==> flow/design.v <==
module ADD_step1
  (
   input  [31:0] floating_point1_in,
   input  [31:0] floating_point2_in,
   output 	 sign_shifted,
   output [25:0] frac_shifted,
   output 	 sign_not_shifted,
   output [25:0] frac_not_shifted,
   output [7:0]  exp_max
   );
   reg  [7:0] 	 unsigned_exp_diff;
   reg 		 cmp_out;  
   wire [31:0] 	 floating_point_shift;
   wire [31:0] 	 floating_point_not_shift;
   reg  [31:0] 	 shifted_floating_point;
   int_compare cmp_exponents (
			      .exp1(floating_point1_in[30:23]), 
			      .exp2(floating_point2_in[30:23]),
			      .u_diff(unsigned_exp_diff),
			      .cmp_out(cmp_out)
			      );
   assign floating_point_shift = cmp_out ? floating_point1_in : floating_point2_in;
   assign floating_point_not_shift = cmp_out ? floating_point2_in : floating_point1_in;
   assign exp_max = cmp_out ? floating_point2_in[30:23] : floating_point1_in[30:23];
   right_shift shift_frac_with_smaller_exp (
	       .fraction({1'b1, floating_point_shift[22:0], 2'b0}),
	       .shift_amount(unsigned_exp_diff),
	       .result(frac_shifted)
	       );
   assign frac_not_shifted = {1'b1, floating_point_not_shift[22:0], 2'b0};
   assign sign_not_shifted = floating_point_not_shift[31];
   assign sign_shifted     = floating_point_shift[31];
endmodule
module ADD_step2
  (
   input  [25:0] frac1,
   input         sign1,
   input  [25:0] frac2,
   input         sign2,
   input  [7:0]  exp_max_in, 
   output        sign_out,
   output [25:0] sum,
   output        carry_out,
   output reg [7:0]  exp_max_out
   );
   reg [26:0] 	 frac1_signed;
   reg [26:0] 	 frac2_signed;
   reg [26:0] 	 sum_signed;
   always_comb begin : exp_max_assignment
      if(sum_signed == 0) exp_max_out = 8'b00000000;
      else exp_max_out = exp_max_in;
   end
   u_to_s change_to_signed1(
			    .sign(sign1),
			    .frac_unsigned(frac1),
			    .frac_signed(frac1_signed)
			    );
   u_to_s change_to_signed2(
			    .sign(sign2),
			    .frac_unsigned(frac2),
			    .frac_signed(frac2_signed)
			    );
  adder_26b add_signed_fracs(
			     .frac1(frac1_signed),
			     .frac2(frac2_signed),
			     .sum(sum_signed),
			     .ovf(carry_out)
			     );
   s_to_u change_to_unsigned(
			     .frac_signed(sum_signed),
			     .sign(sign_out),
			     .frac_unsigned(sum)
			     );
endmodule
module ADD_step3
  (
   input 	 ovf_in,
   input 	 unf_in,
   input 	 dz,  
   input 	 inv,
   input [2:0] 	 frm,
   input [7:0] 	 exponent_max_in,
   input 	 sign_in,
   input [25:0]  frac_in,
   input 	 carry_out,
   output [31:0] floating_point_out,
   output [4:0]  flags
   );
   wire        inexact;
   wire        sign;
   wire [7:0]  exponent;
   wire [22:0] frac;
   assign {sign, exponent, frac} = floating_point_out;
   reg [7:0] exp_minus_shift_amount;
   reg [25:0] shifted_frac;
   reg [7:0]  shifted_amount;
   reg [7:0]  exp_out;
   reg        ovf;
   reg        unf;
   left_shift shift_left (
			  .fraction(frac_in),
			  .result(shifted_frac),
			  .shifted_amount(shifted_amount)
			  );
   subtract SUB (
		 .exp1(exponent_max_in),
		 .shifted_amount(shifted_amount),
		 .result(exp_minus_shift_amount)
		 );
   reg [24:0] round_this;
   always_comb begin
      ovf = 0;
      unf = 0;
      if(carry_out == 1) begin
	 round_this = frac_in[25:1];
	 exp_out    = exponent_max_in + 1;
	 if((exponent_max_in == 8'b11111110) && (~unf_in)) ovf = 1;
      end
      else begin
	 round_this = shifted_frac[24:0];
	 exp_out    = exp_minus_shift_amount;
	 if(({1'b0, exponent_max_in} < shifted_amount) && (~ovf_in)) unf = 1;
      end
   end
   reg [31:0] round_out;
   logic round_flag;
   rounder ROUND (
		  .frm(frm),
		  .sign(sign_in),
		  .exp_in(exp_out),
		  .fraction(round_this),
		  .round_out(round_out),
		  .rounded(round_flag)
		  );
   assign inexact                  = ovf_in | ovf | unf_in | unf | round_flag;
   assign flags                    = {inv, dz, (ovf | ovf_in), (unf | unf_in), inexact};
   assign floating_point_out[31]   = round_out[31];
   assign floating_point_out[30:0] = inv    ? 31'b1111111101111111111111111111111 :
				     ovf_in ? 31'b1111111100000000000000000000000 :
				     ovf    ? 31'b1111111100000000000000000000000 :
				     unf_in ? 31'b0000000000000000000000000000000 :
				     unf    ? 31'b0000000000000000000000000000000 :
				     round_out[30:0];
endmodule
module MUL_step1
  (
   input  [31:0] fp1_in,
   input  [31:0] fp2_in,
   output        sign1,
   output        sign2,
   output [7:0]  exp1,
   output [7:0]  exp2,
   output [25:0] product,
   output        carry_out
   );
   assign sign1 = fp1_in[31];
   assign sign2 = fp2_in[31];
   assign exp1  = fp1_in[30:23];
   assign exp2  = fp2_in[30:23];
   mul_26b MUL (
		.frac_in1({1'b1, fp1_in[22:0], 2'b00}),
		.frac_in2({1'b1, fp2_in[22:0], 2'b00}),
		.frac_out(product),
		.overflow(carry_out)
		);
endmodule  
module MUL_step2
  (
   input        sign1,
   input        sign2,
   input  [7:0] exp1,
   input  [7:0] exp2,
   output       sign_out,
   output [7:0] sum_exp,
   output reg   ovf,
   output reg   unf,
   input        carry
   );
   adder_8b add_EXPs(
		     .carry(carry),
		     .exp1(exp1),
		     .exp2(exp2),
		     .sum(sum_exp),
		     .ovf(ovf),
		     .unf(unf)
		     );
   assign sign_out = sign1 ^ sign2;
endmodule
module int_compare(
	input      [7:0] exp1,
	input      [7:0] exp2,
	output     [7:0] u_diff,
	output reg       cmp_out
);
wire [8:0] u_exp1 = {1'b0, exp1};
wire [8:0] u_exp2 = {1'b0, exp2}; 
reg  [8:0] diff;
assign u_diff = diff[7:0];
always_comb begin 
	diff = u_exp1 - u_exp2;
	case(diff[8]) 
		1'b0: cmp_out = 1'b0;
		1'b1: begin
		      cmp_out = 1'b1; 
		      diff = -diff;
		      end
	endcase
end 
endmodule
module right_shift(
	input      [25:0] fraction,
	input      [7:0]  shift_amount,
	output reg [25:0] result
);
	always_comb begin
		case(shift_amount)
			0 : result = fraction;
			1 : result =  {1'd0, fraction[25:1]}; 
			2 : result =  {2'd0, fraction[25:2]};
			3 : result =  {3'd0, fraction[25:3]};
			4 : result =  {4'd0, fraction[25:4]};
			5 : result =  {5'd0, fraction[25:5]};
			6 : result =  {6'd0, fraction[25:6]};
			7 : result =  {7'd0, fraction[25:7]};
			8 : result =  {8'd0, fraction[25:8]};
			9 : result =  {9'd0, fraction[25:9]};
			10: result = {10'd0, fraction[25:10]}; 
			11: result = {11'd0, fraction[25:11]};
			12: result = {12'd0, fraction[25:12]};
			13: result = {13'd0, fraction[25:13]};
			14: result = {14'd0, fraction[25:14]};
			15: result = {15'd0, fraction[25:15]};
			16: result = {16'd0, fraction[25:16]};
			17: result = {17'd0, fraction[25:17]};
			18: result = {18'd0, fraction[25:18]};
			19: result = {19'd0, fraction[25:19]};
			20: result = {20'd0, fraction[25:20]};
			21: result = {21'd0, fraction[25:21]};
			22: result = {22'd0, fraction[25:22]};
			23: result = {23'd0, fraction[25:23]};
			24: result = {24'd0, fraction[25:24]};
			25: result = {25'd0, fraction[25]};
		   default: result = 26'd0;
	        endcase
	end
endmodule
module u_to_s(
	input             sign,
	input      [25:0] frac_unsigned,
	output reg [26:0] frac_signed
);
always_comb begin
	frac_signed = {1'b0, frac_unsigned};
	if(sign == 1) begin
		frac_signed = -frac_signed;
	end
end
endmodule
module s_to_u(
	input      [26:0] frac_signed,
	output reg        sign,
	output     [25:0] frac_unsigned
);
reg [26:0] rfrac_signed;
assign frac_unsigned = rfrac_signed[25:0];
always_comb begin
        sign = 0;
	rfrac_signed = frac_signed;
	if(frac_signed[26] == 1) begin
		rfrac_signed = -frac_signed;
		sign         = 1;
	end
end
endmodule
module adder_26b(
	input      [26:0] frac1,
	input      [26:0] frac2, 
	output reg [26:0] sum, 
	output reg        ovf
);
always_comb begin 
   sum = frac1 + frac2;
   ovf = 0;
   if(frac1[26] == 1 && frac2[26]== 1 && sum[26] == 0) begin
      ovf = 1;
      sum[26] = 1;
   end
   if(frac1[26] == 0 && frac2[26]== 0 && sum[26] == 1) begin
      ovf = 1;
      sum[26] = 0;
   end
end
endmodule
module mul_26b
(
 input  [25:0] frac_in1,
 input  [25:0] frac_in2,
 output [25:0] frac_out,
 output        overflow
 );
   reg 	[51:0] frac_out_52b;
   assign overflow = frac_out_52b[51];
   assign frac_out = frac_out_52b[50:25];
   always_comb begin : MULTIPLY
      frac_out_52b = frac_in1 * frac_in2;
   end
endmodule   
module adder_8b(
	input carry,
	input [7:0]  exp1,
	input [7:0]  exp2, 
	output [7:0] sum, 
	output 	     ovf,
	output 	     unf
);
   reg [7:0] 	     r_exp1;
   reg [7:0] 	     r_exp2;
   reg [7:0] 	     r_sum;
   always_comb begin
      r_exp1 = exp1 - 8'b10000000;
      r_exp2 = exp2 - 8'b10000000;
      r_sum  = r_exp1 + r_exp2;
   end
   assign sum = (exp1 + exp2) - 8'b10000000;  
   assign ovf = r_sum[7] && ~r_exp1[7] && ~r_exp2[7];
   assign unf = ((carry != 1) || (sum != 8'b11111111)) && (~r_sum[7] && r_exp1[7] && r_exp2[7]);
endmodule
module subtract
(
 input  [7:0] exp1,
 input  [7:0] shifted_amount,
 output [7:0] result
);
   reg [8:0]  u_exp1;
   reg [8:0]  u_shifted_amount;
   reg [8:0]  u_result;
always_comb   begin
   u_exp1           = {1'b0, exp1};
   u_shifted_amount = {1'b0,shifted_amount};
   u_result         = u_exp1 - u_shifted_amount;
end
   assign result = u_result[7:0];
endmodule  
module rounder(
	       input      [2:0]  frm,
	       input 		 sign,
	       input      [7:0]  exp_in,
	       input      [24:0] fraction,
	       output reg [31:0] round_out,
	       output            rounded
	       );
   reg        round_amount;
   localparam RNE = 3'b000;
   localparam RZE = 3'b001;
   localparam RDN = 3'b010;
   localparam RUP = 3'b011;
   localparam RMM = 3'b100;
   always_comb begin
      round_amount = 0;
      if(fraction[24:2] != '1) begin
	 if(frm == RNE) begin
	    if(fraction[1:0] == 2'b11)
	      round_amount = 1;
	 end
	 else if(frm == RZE) begin
	    round_amount = 0;
	 end
	 else if(frm == RDN) begin
	 if(sign == 1 && ((fraction[0] == 1) || (fraction[1] == 1)))
	    round_amount = 1;
	 end
	 else if(frm == RUP) begin
	    if(sign == 0 && ((fraction[0] == 1) || (fraction[1] == 1)))
	      round_amount = 1;
	 end
	 else if(frm == RMM) begin
	    if(fraction[1] == 1)
	      round_amount = 1;
	 end
      end  
   end  
   assign rounded   = round_amount;
   assign round_out = {sign, exp_in, fraction[24:2] + round_amount};
endmodule
module left_shift(
	input      [25:0] fraction,
	output reg [25:0] result,
	output reg [7:0] shifted_amount
);
	always_comb begin
	        result = fraction; 
	        shifted_amount = 0;
		casez(fraction) 
			26'b01????????????????????????: begin result = {fraction[24:0], 1'd0}; shifted_amount = 1;  end
			26'b001???????????????????????: begin result = {fraction[23:0], 2'd0}; shifted_amount = 2;  end
			26'b0001??????????????????????: begin result = {fraction[22:0], 3'd0}; shifted_amount = 3;  end 
			26'b00001?????????????????????: begin result = {fraction[21:0], 4'd0}; shifted_amount = 4;  end
			26'b000001????????????????????: begin result = {fraction[20:0], 5'd0}; shifted_amount = 5;  end
			26'b0000001???????????????????: begin result = {fraction[19:0], 6'd0}; shifted_amount = 6;  end
			26'b00000001??????????????????: begin result = {fraction[18:0], 7'd0}; shifted_amount = 7;  end 
			26'b000000001?????????????????: begin result = {fraction[17:0], 8'd0}; shifted_amount = 8;  end
			26'b0000000001????????????????: begin result = {fraction[16:0], 9'd0}; shifted_amount = 9;  end
			26'b00000000001???????????????: begin result = {fraction[15:0],10'd0}; shifted_amount = 10; end
			26'b000000000001??????????????: begin result = {fraction[14:0],11'd0}; shifted_amount = 11; end
			26'b0000000000001?????????????: begin result = {fraction[13:0],12'd0}; shifted_amount = 12; end
			26'b00000000000001????????????: begin result = {fraction[12:0],13'd0}; shifted_amount = 13; end
			26'b000000000000001???????????: begin result = {fraction[11:0],14'd0}; shifted_amount = 14; end
			26'b0000000000000001??????????: begin result = {fraction[10:0],15'd0}; shifted_amount = 15; end
			26'b00000000000000001?????????: begin result = {fraction[9:0], 16'd0}; shifted_amount = 16; end
			26'b000000000000000001????????: begin result = {fraction[8:0], 17'd0}; shifted_amount = 17; end
			26'b0000000000000000001???????: begin result = {fraction[7:0], 18'd0}; shifted_amount = 18; end
			26'b00000000000000000001??????: begin result = {fraction[6:0], 19'd0}; shifted_amount = 19; end
			26'b000000000000000000001?????: begin result = {fraction[5:0], 20'd0}; shifted_amount = 20; end
			26'b0000000000000000000001????: begin result = {fraction[4:0], 21'd0}; shifted_amount = 21; end
			26'b00000000000000000000001???: begin result = {fraction[3:0], 22'd0}; shifted_amount = 22; end
			26'b000000000000000000000001??: begin result = {fraction[2:0], 23'd0}; shifted_amount = 23; end
			26'b0000000000000000000000001?: begin result = {fraction[1:0], 24'd0}; shifted_amount = 24; end
			26'b00000000000000000000000001: begin result = {fraction[0],   25'd0}; shifted_amount = 25; end
		endcase
	end
endmodule
module FPU_top_level
(
 input 	       clk,
 input 	       nrst,
 input  [31:0] floating_point1,
 input  [31:0] floating_point2,
 input  [2:0]  frm,
 input  [6:0]  funct7,
 output [31:0] floating_point_out,
 output [4:0]  flags
 );
   reg [2:0]   frm2;
   reg [2:0]   frm3;
   reg [6:0]   funct7_2;
   reg [6:0]   funct7_3;
   localparam ADD = 7'b0100000;
   localparam MUL = 7'b0000010;
   reg 	       sign_shifted;
   reg [25:0]  frac_shifted;
   reg 	       sign_not_shifted;
   reg [25:0]  frac_not_shifted;
   reg [7:0]   exp_max;
   reg         mul_sign1;
   reg         mul_sign2;
   reg [7:0]   mul_exp1;
   reg [7:0]   mul_exp2;
   reg [25:0]  product;
   reg         mul_carry_out;
   reg [61:0]  step1_to_step2;
   reg [61:0]  nxt_step1_to_step2;
   reg        add_sign_out;
   reg [25:0] add_sum;
   reg 	      add_carry_out;
   reg [7:0]  add_exp_max;
   reg        mul_sign_out;
   reg [7:0]  sum_exp;
   reg        mul_ovf;
   reg        mul_unf;
   reg        inv;
   reg        inv2;
   reg        inv3;
   reg [37:0] step2_to_step3;
   reg [37:0] nxt_step2_to_step3;
        ADD_step1 addStep1(
			   .floating_point1_in(floating_point1),
			   .floating_point2_in(floating_point2),
			   .sign_shifted(sign_shifted),
			   .frac_shifted(frac_shifted),
			   .sign_not_shifted(sign_not_shifted),
			   .frac_not_shifted(frac_not_shifted),
			   .exp_max(exp_max)
			   );
        MUL_step1 mulStep1(
			   .fp1_in(floating_point1),
			   .fp2_in(floating_point2),
			   .sign1(mul_sign1),
			   .sign2(mul_sign2),
			   .exp1(mul_exp1),
			   .exp2(mul_exp2),
			   .product(product),
			   .carry_out(mul_carry_out)
			   );
   always_comb begin : check_for_invalid_op
      inv = 0;
      if(funct7 == ADD) begin
	 if((floating_point1[30:0] == 31'h7F800000) && 
	    (floating_point2[30:0] == 31'h7F800000) && 
	    (floating_point1[31] ^ floating_point2[31])) begin
	        inv = 1;
	 end
      end
      if(funct7 == MUL) begin
	 if(((floating_point1[30:0] == 31'h00000000)  &&
	     (floating_point2[30:0] == 31'h7F800000)) ||
	    ((floating_point1[30:0] == 31'h7F800000)  &&
	     (floating_point2[30:0] == 31'h00000000))) begin
	        inv = 1;
	 end
      end
   end  
   always_comb begin : select_op_step1to2
      nxt_step1_to_step2 = '0;
      case(funct7)
	ADD: begin
	   nxt_step1_to_step2[61]    = sign_shifted;
	   nxt_step1_to_step2[60:35] = frac_shifted;
	   nxt_step1_to_step2[34]    = sign_not_shifted;
	   nxt_step1_to_step2[33:8]  = frac_not_shifted;
	   nxt_step1_to_step2[7:0]   = exp_max;
	end
	MUL: begin
	   nxt_step1_to_step2[61]    = mul_sign1;
	   nxt_step1_to_step2[60]    = mul_sign2;
           nxt_step1_to_step2[59:52] = mul_exp1;
	   nxt_step1_to_step2[51:44] = mul_exp2;
	   nxt_step1_to_step2[43:18] = product;
	   nxt_step1_to_step2[17]    = mul_carry_out;
	end
      endcase  
   end  
   always_ff @ (posedge clk, negedge nrst) begin : STEP1_to_STEP2
      if(nrst == 0) begin
         frm2           <= 0;
	 step1_to_step2 <= 0;
         funct7_2       <= 0;
	 inv2           <= 0;
      end
      else begin
         frm2           <= frm;
	 step1_to_step2 <= nxt_step1_to_step2;
	 funct7_2       <= funct7;
	 inv2           <= inv;
      end
   end 
	 ADD_step2 add_step2 (
			      .frac1(step1_to_step2[60:35]),     
			      .sign1(step1_to_step2[61]),        
			      .frac2(step1_to_step2[33:8]),      
			      .sign2(step1_to_step2[34]),        
			      .exp_max_in(step1_to_step2[7:0]),  
			      .sign_out(add_sign_out),
			      .sum(add_sum),
			      .carry_out(add_carry_out),
			      .exp_max_out(add_exp_max)
			      );
         MUL_step2 mul_step2 (
			      .sign1(step1_to_step2[61]),    
			      .sign2(step1_to_step2[60]),    
			      .exp1(step1_to_step2[59:52]),  
			      .exp2(step1_to_step2[51:44]),  
			      .sign_out(mul_sign_out),
			      .sum_exp(sum_exp),
			      .ovf(mul_ovf),
			      .unf(mul_unf),
			      .carry(step1_to_step2[17])
			      );
   always_comb begin : select_op_step2to3
      nxt_step2_to_step3 = '0;
      case(funct7_2)
	ADD: begin
	   nxt_step2_to_step3[37:36]= 2'b00;
	   nxt_step2_to_step3[35]   = add_sign_out;
	   nxt_step2_to_step3[34:9] = add_sum;
	   nxt_step2_to_step3[8]    = add_carry_out;
	   nxt_step2_to_step3[7:0]  = add_exp_max;
	end
	MUL: begin
	   nxt_step2_to_step3[37]   = mul_ovf;
       	   nxt_step2_to_step3[36]   = mul_unf;	      
	   nxt_step2_to_step3[35]   = mul_sign_out;
	   nxt_step2_to_step3[34:9] = step1_to_step2[43:18];  
	   nxt_step2_to_step3[8]    = step1_to_step2[17];     
	   nxt_step2_to_step3[7:0]  = sum_exp;
	end
      endcase  
   end  
   always_ff @ (posedge clk, negedge nrst) begin : STEP2_to_STEP3
      if(nrst == 0) begin
	 funct7_3       <= 0;
         step2_to_step3 <= 0;
	 frm3           <= 0;
	 inv3           <= 0;
      end
      else begin
	 funct7_3       <= funct7_2;
	 step2_to_step3 <= nxt_step2_to_step3;
	 frm3           <= frm2;
	 inv3           <= inv2;
      end 
   end  
   reg o;
   always_comb begin
      if((step2_to_step3[7:0] == 8'b11111111) && (step2_to_step3[36] == 1'b0) && (step2_to_step3[8] == 0)) o = 1;
      else o = step2_to_step3[37]; 
   end
   ADD_step3 step3 (
		    .ovf_in(o),
		    .unf_in(step2_to_step3[36]),
		    .dz(1'b0),
		    .inv(inv3),
		    .frm(frm3),
		    .exponent_max_in(step2_to_step3[7:0]),
		    .sign_in(step2_to_step3[35]),
		    .frac_in(step2_to_step3[34:9]),
		    .carry_out(step2_to_step3[8]),
		    .floating_point_out(floating_point_out),
		    .flags(flags)
		    );
 endmodule
Reports on FPU_top_level
The steps from the RTL of FPU_top_level to its reports follow in flow order.
Line numbers count from 1 in the design file above.
Library cell names are shortened.
A cell with - has no value.

inputs
  top module = FPU_top_level
  clock input = clk
  library = sky130hd
  corner = tt_025C_1v80

Word level
Counts by Yosys on the flattened word-level netlist (proc, flatten, opt, wreduce; memories kept). Register bits leave out memories and registers merged into their read ports (data or address); mux counts leave out enables and synchronous resets folded into registers. Print and check cells are left out. Cells with the same type and inputs are merged into one.

operators by class
  eq/ne operators = 65
  bitwise operators = 19
  reduce/logical cells = 27
  multipliers = 1
  muxes and demuxes = 59
  add/sub/neg operators = 14
  order comparisons = 1

operator list
  kind                                           count
  multiplier 24 x 24 -> 48 bit                   1
  case mux 26 bit (select 26 bit)                1
  case mux 25 bit (select 25 bit)                1
  two-way mux 31 bit                             5
  case mux 5 bit (select 25 bit)                 1
  equality test 8 x 5 -> 1 bit with constant B   10
  equality test 8 x 4 -> 1 bit with constant B   8
  two-way mux 32 bit                             2
  case mux 8 bit (select 2 bit)                  4
  equality test 31 bit with constant B           2
  zero test 31 bit                               2
  negator 26 -> 27 bit                           2
  two-way mux 27 bit                             2
  case mux 26 bit (select 2 bit)                 1
  equality test 8 x 3 -> 1 bit with constant B   4
  case mux 16 bit (select 2 bit)                 1
  two-way mux 8 bit                              4
  adder 27 bit                                   1
  zero test 27 bit                               1
  equality test 26 x 1 -> 1 bit with constant B  1
  negator 26 bit                                 1
  two-way mux 26 bit                             1
  two-way mux 1 bit                              26
  equality test 25 x 1 -> 1 bit with constant B  1
  two-way mux 25 bit                             1
  equality test 24 x 1 -> 1 bit with constant B  1
  subtractor 8 bit with constant B               3
  adder 23 x 1 -> 23 bit                         1

Not listed: further kinds 47, cells in them 97.

storage and ports
  register bits = 115

Depth
Depth = most cells in a row (Yosys ltp): at word level without a register or memory, in the mapped netlist without a sequential cell, where the memories' decode and read muxes count.

depth
  depth in word-level cells = 17
  ABC_AREA = 1
  depth in mapped cells = 33
  mapped depth without buffers = 31

Synthesis result
Yosys stat after the flow's synthesis: flattened, memories mapped to cells. It holds for the ABC_AREA given above (unset counts as 0); a run with the other value may have another netlist.

cell types
  type      count  area in all (um^2)
  fa_1      489    9.79E+03
  nand2_1   1312   4.92E+03
  inv_1     1183   4.44E+03
  ha_1      228    2.85E+03
  dfrtp_1   113    2.83E+03
  nor2_1    624    2.34E+03
  nand3_1   280    1.4E+03
  o21ai_0   228    1.14E+03
  a21oi_1   203    1.02E+03
  clkbuf_1  201    754.474
  o22ai_1   87     544.272
  nand4_1   78     487.968
  xor2_1    55     481.712
  nor3_1    60     300.288
  nor4_1    33     206.448
  buf_2     40     200.192
  xnor2_1   22     192.685
  o21ai_1   24     120.115

Not listed: further types 45, cells in them 218.

mapped netlist
  cells in the netlist = 5478
  cell area after synthesis = 0.0356029 mm^2
  mapped flip-flops = 113
  sequential part of the area = 0.0028277 mm^2
  buffer cells = 262

Worst setup path after synthesis
Path of least setup slack by OpenSTA after synthesis, without wires, with an ideal clock, recovery checks aside; 20% of the period is set as input and as output delay. Where synthesis merged equal registers, the netlist keeps one of their names.

path after synthesis
  kind = input port to flip-flop
  start = input floating_point2[3]
  end = register step1_to_step2[17]
  setup slack = 1.875 ns
  path delay = 6.124 ns
  data required time = 9.880 ns
  stages on the path = 32
  arrival time = 8.004 ns
  library setup time = 0.120 ns
  clock period = 10.0 ns
  external input delay = 2.000 ns
  launch time at the first pin = 2.000 ns
  period reached after synthesis = 8.125 ns

"path delay" = arrival - input delay + setup time.
"stages on the path" counts driving pins, that of a launching flip-flop among them; a cell with two outputs on the path counts twice.
"period reached after synthesis" = period - worst setup slack (recovery checks aside). The figure is calculated, with input and output delays left at 20% of the set period.
Between the ends stands the longest chain of elaborated cells between them, by number of cells; it is not shown to be the way that was timed. Of several equally long chains one is given.
Each line given opens the expression or statement behind the cell; cells for indexed reads and writes are added by Yosys, which also makes memories of some case tables.

on the way, after synthesis
  cell sequence = clkbuf_1 clkbuf_1 nand2_1 fa_1 inv_1 fa_1 inv_1 fa_1 inv_1 fa_1 inv_1 fa_1 inv_1 fa_1 inv_1 fa_1 inv_1 ha_1 a21oi_1 inv_1 a21oi_1 nor2_1 o21ai_0 o211a_1 nand2_1 nand2_1 nand2_1 nand3_1 nand2_1 or2_2 nand3_1 nand2_1
  length of the longest elaborated chain = 2

RTL lines, path after synthesis
  what                           line  RTL
  start, declared                427   input  [31:0] floating_point2,
  multiplier 24 x 24 -> 48 bit   305   frac_out_52b = frac_in1 * frac_in2;
  case mux 1 bit (select 2 bit)  504   case(funct7)
  end, assigned                  525   step1_to_step2 <= 0;
  end, assigned                  531   step1_to_step2 <= nxt_step1_to_step2;
  end, declared                  450   reg [61:0]  step1_to_step2;

Timing after layout
From the final timing report of flow run C: the path of least setup slack in the routed layout; clock arrival at registers is part of the times.

path after layout
  kind = input port to flip-flop
  start = input floating_point1[10]
  end = register step1_to_step2[43]
  arrival time = 9.45 ns
  data required time = 10.31 ns
  launch time at the first pin = 2.00 ns
  stages on the path = 31
  setup slack = 0.86 ns
  library setup time = 0.11 ns
  external input delay = 2.00 ns
  clock period = 10.0 ns

Between the ends stands the longest chain of elaborated cells between them, by number of cells; it is not shown to be the way that was timed. Of several equally long chains one is given.

on the way, after layout
  cell sequence = clkdlybuf4s50_1 buf_4 nand2_1 inv_1 fa_1 inv_1 fa_1 inv_1 fa_1 fa_1 fa_1 fa_1 inv_1 fa_1 inv_1 ha_1 nand2_1 nor2_1 inv_1 nor2_1 inv_1 nor4_1 a21oi_1 inv_1 nand2_1 nand2_1 nand2_1 nand3_1 a21oi_1 o21ai_0 nand2_1
  length of the longest elaborated chain = 3

RTL lines, path after layout
  what                             line  RTL
  start, declared                  426   input  [31:0] floating_point1,
  two-way mux 32 bit               22    assign floating_point_shift = cmp_out ? floating_point1_in : floating_point2_in;
  case mux 26 bit (select 26 bit)  216   case(shift_amount)
  case mux 9 bit (select 2 bit)    504   case(funct7)
  end, assigned                    525   step1_to_step2 <= 0;
  end, assigned                    531   step1_to_step2 <= nxt_step1_to_step2;
  end, declared                    450   reg [61:0]  step1_to_step2;

Add stored flow runs of FPU_top_level

Settings and measured results of 4 stored flow runs for module FPU_top_level (sky130hd), not sorted in any way. The constraints put input and output delay at 20% of the set period each and load the outputs with 0.01 pF.
"achieved clock period": clock period set for the run, less the worst setup slack. It is reckoned from that one timing run; input and output delays stay at 20% of the period that was set.
By "worst setup path time" is meant the share of the clock period that the worst setup path is allowed (20% is reserved at inputs, 20% at outputs), minus its slack. Clock arrival times at its registers enter into it.

Flow run A
==> flow/run.sh <==
#!/bin/bash
# the make line also repeats the synthesis and layout settings of config.mk as NAME=value (left out here)
make -C /OpenROAD-flow-scripts/flow DESIGN_CONFIG=/design/flow/config.mk WORK_HOME=/design/flow/orfs CLKGATE_MAP_FILE= finish
==> flow/config.mk <==
export PLATFORM = sky130hd
export DESIGN_NAME = FPU_top_level
export DESIGN_NICKNAME = FPU_top_level
export VERILOG_FILES = /design/flow/design.v
export SDC_FILE = /design/flow/constraint.sdc
export NUM_CORES = 4
export LEC_CHECK = 0
export ABC_AREA = 1
export CAP_MARGIN = 20
export CELL_PAD_IN_SITES_GLOBAL_PLACEMENT = 1
export CORE_MARGIN = 2
export CORE_UTILIZATION = 71
export CTS_CLUSTER_DIAMETER = 144
export CTS_CLUSTER_SIZE = 12
export GPL_TIMING_DRIVEN = 1
export HOLD_SLACK_MARGIN = 0.15
export MAX_ROUTING_LAYER = met4
export MIN_ROUTING_LAYER = met2
export PLACE_DENSITY_LB_ADDON = 0.2
export SLEW_MARGIN = 30
export TNS_END_PERCENT = 60
==> flow/constraint.sdc <==
create_clock -name core_clock -period 8.52 [get_ports {clk}]
set_input_delay 1.7040 -clock core_clock [delete_from_list [all_inputs] [get_ports {clk}]]
set_output_delay 1.7040 -clock core_clock [all_outputs]
set_load 0.01 [all_outputs]

==> results of flow run A <==
did not finish, placement stopped with FLW-0024

Flow run B
==> flow/run.sh <==
#!/bin/bash
# the make line also repeats the synthesis and layout settings of config.mk as NAME=value (left out here)
make -C /OpenROAD-flow-scripts/flow DESIGN_CONFIG=/design/flow/config.mk WORK_HOME=/design/flow/orfs CLKGATE_MAP_FILE= finish
==> flow/config.mk <==
export PLATFORM = sky130hd
export DESIGN_NAME = FPU_top_level
export DESIGN_NICKNAME = FPU_top_level
export VERILOG_FILES = /design/flow/design.v
export SDC_FILE = /design/flow/constraint.sdc
export NUM_CORES = 4
export LEC_CHECK = 0
export CAP_MARGIN = 20
export CELL_PAD_IN_SITES_GLOBAL_PLACEMENT = 2
export CORE_MARGIN = 2
export CORE_UTILIZATION = 71
export GPL_TIMING_DRIVEN = 0
export SLEW_MARGIN = 20
==> flow/constraint.sdc <==
create_clock -name core_clock -period 10.0 [get_ports {clk}]
set_input_delay 2.0000 -clock core_clock [delete_from_list [all_inputs] [get_ports {clk}]]
set_output_delay 2.0000 -clock core_clock [all_outputs]
set_load 0.01 [all_outputs]

==> results of flow run B <==
did not finish, placement stopped with GPL-0301

Flow run C
==> flow/run.sh <==
#!/bin/bash
# the make line also repeats the synthesis and layout settings of config.mk as NAME=value (left out here)
make -C /OpenROAD-flow-scripts/flow DESIGN_CONFIG=/design/flow/config.mk WORK_HOME=/design/flow/orfs CLKGATE_MAP_FILE= finish
==> flow/config.mk <==
export PLATFORM = sky130hd
export DESIGN_NAME = FPU_top_level
export DESIGN_NICKNAME = FPU_top_level
export VERILOG_FILES = /design/flow/design.v
export SDC_FILE = /design/flow/constraint.sdc
export NUM_CORES = 4
export LEC_CHECK = 0
export ABC_AREA = 1
export CAP_MARGIN = 30
export CORE_MARGIN = 2
export CORE_UTILIZATION = 58
export PLACE_DENSITY_LB_ADDON = 0.03
export SLEW_MARGIN = 25
==> flow/constraint.sdc <==
create_clock -name core_clock -period 10.0 [get_ports {clk}]
set_input_delay 2.0000 -clock core_clock [delete_from_list [all_inputs] [get_ports {clk}]]
set_output_delay 2.0000 -clock core_clock [all_outputs]
set_load 0.01 [all_outputs]

==> results of flow run C <==
chip area after synthesis (Yosys): 0.0356029 mm^2
die area: 0.0633831 mm^2
standard-cell area of the final layout: 0.0380803 mm^2
utilization: 0.63
worst setup slack after layout: 0.861 ns
total negative slack: 0.000 ns
worst hold slack: 0.351 ns
achieved clock period: 9.139 ns
worst setup path time: 7.14 ns
worst setup path kind: input port to flip-flop

Flow run D
==> flow/run.sh <==
#!/bin/bash
# the make line also repeats the synthesis and layout settings of config.mk as NAME=value (left out here)
make -C /OpenROAD-flow-scripts/flow DESIGN_CONFIG=/design/flow/config.mk WORK_HOME=/design/flow/orfs CLKGATE_MAP_FILE= finish
==> flow/config.mk <==
export PLATFORM = sky130hd
export DESIGN_NAME = FPU_top_level
export DESIGN_NICKNAME = FPU_top_level
export VERILOG_FILES = /design/flow/design.v
export SDC_FILE = /design/flow/constraint.sdc
export NUM_CORES = 4
export LEC_CHECK = 0
export ABC_AREA = 0
export CAP_MARGIN = 20
export CELL_PAD_IN_SITES_GLOBAL_PLACEMENT = 2
export CORE_MARGIN = 2
export CORE_UTILIZATION = 71
export GPL_TIMING_DRIVEN = 0
export SLEW_MARGIN = 30
export TNS_END_PERCENT = 60
==> flow/constraint.sdc <==
create_clock -name core_clock -period 8.52 [get_ports {clk}]
set_input_delay 1.7040 -clock core_clock [delete_from_list [all_inputs] [get_ports {clk}]]
set_output_delay 1.7040 -clock core_clock [all_outputs]
set_load 0.01 [all_outputs]

==> results of flow run D <==
did not finish, placement stopped with GPL-0301
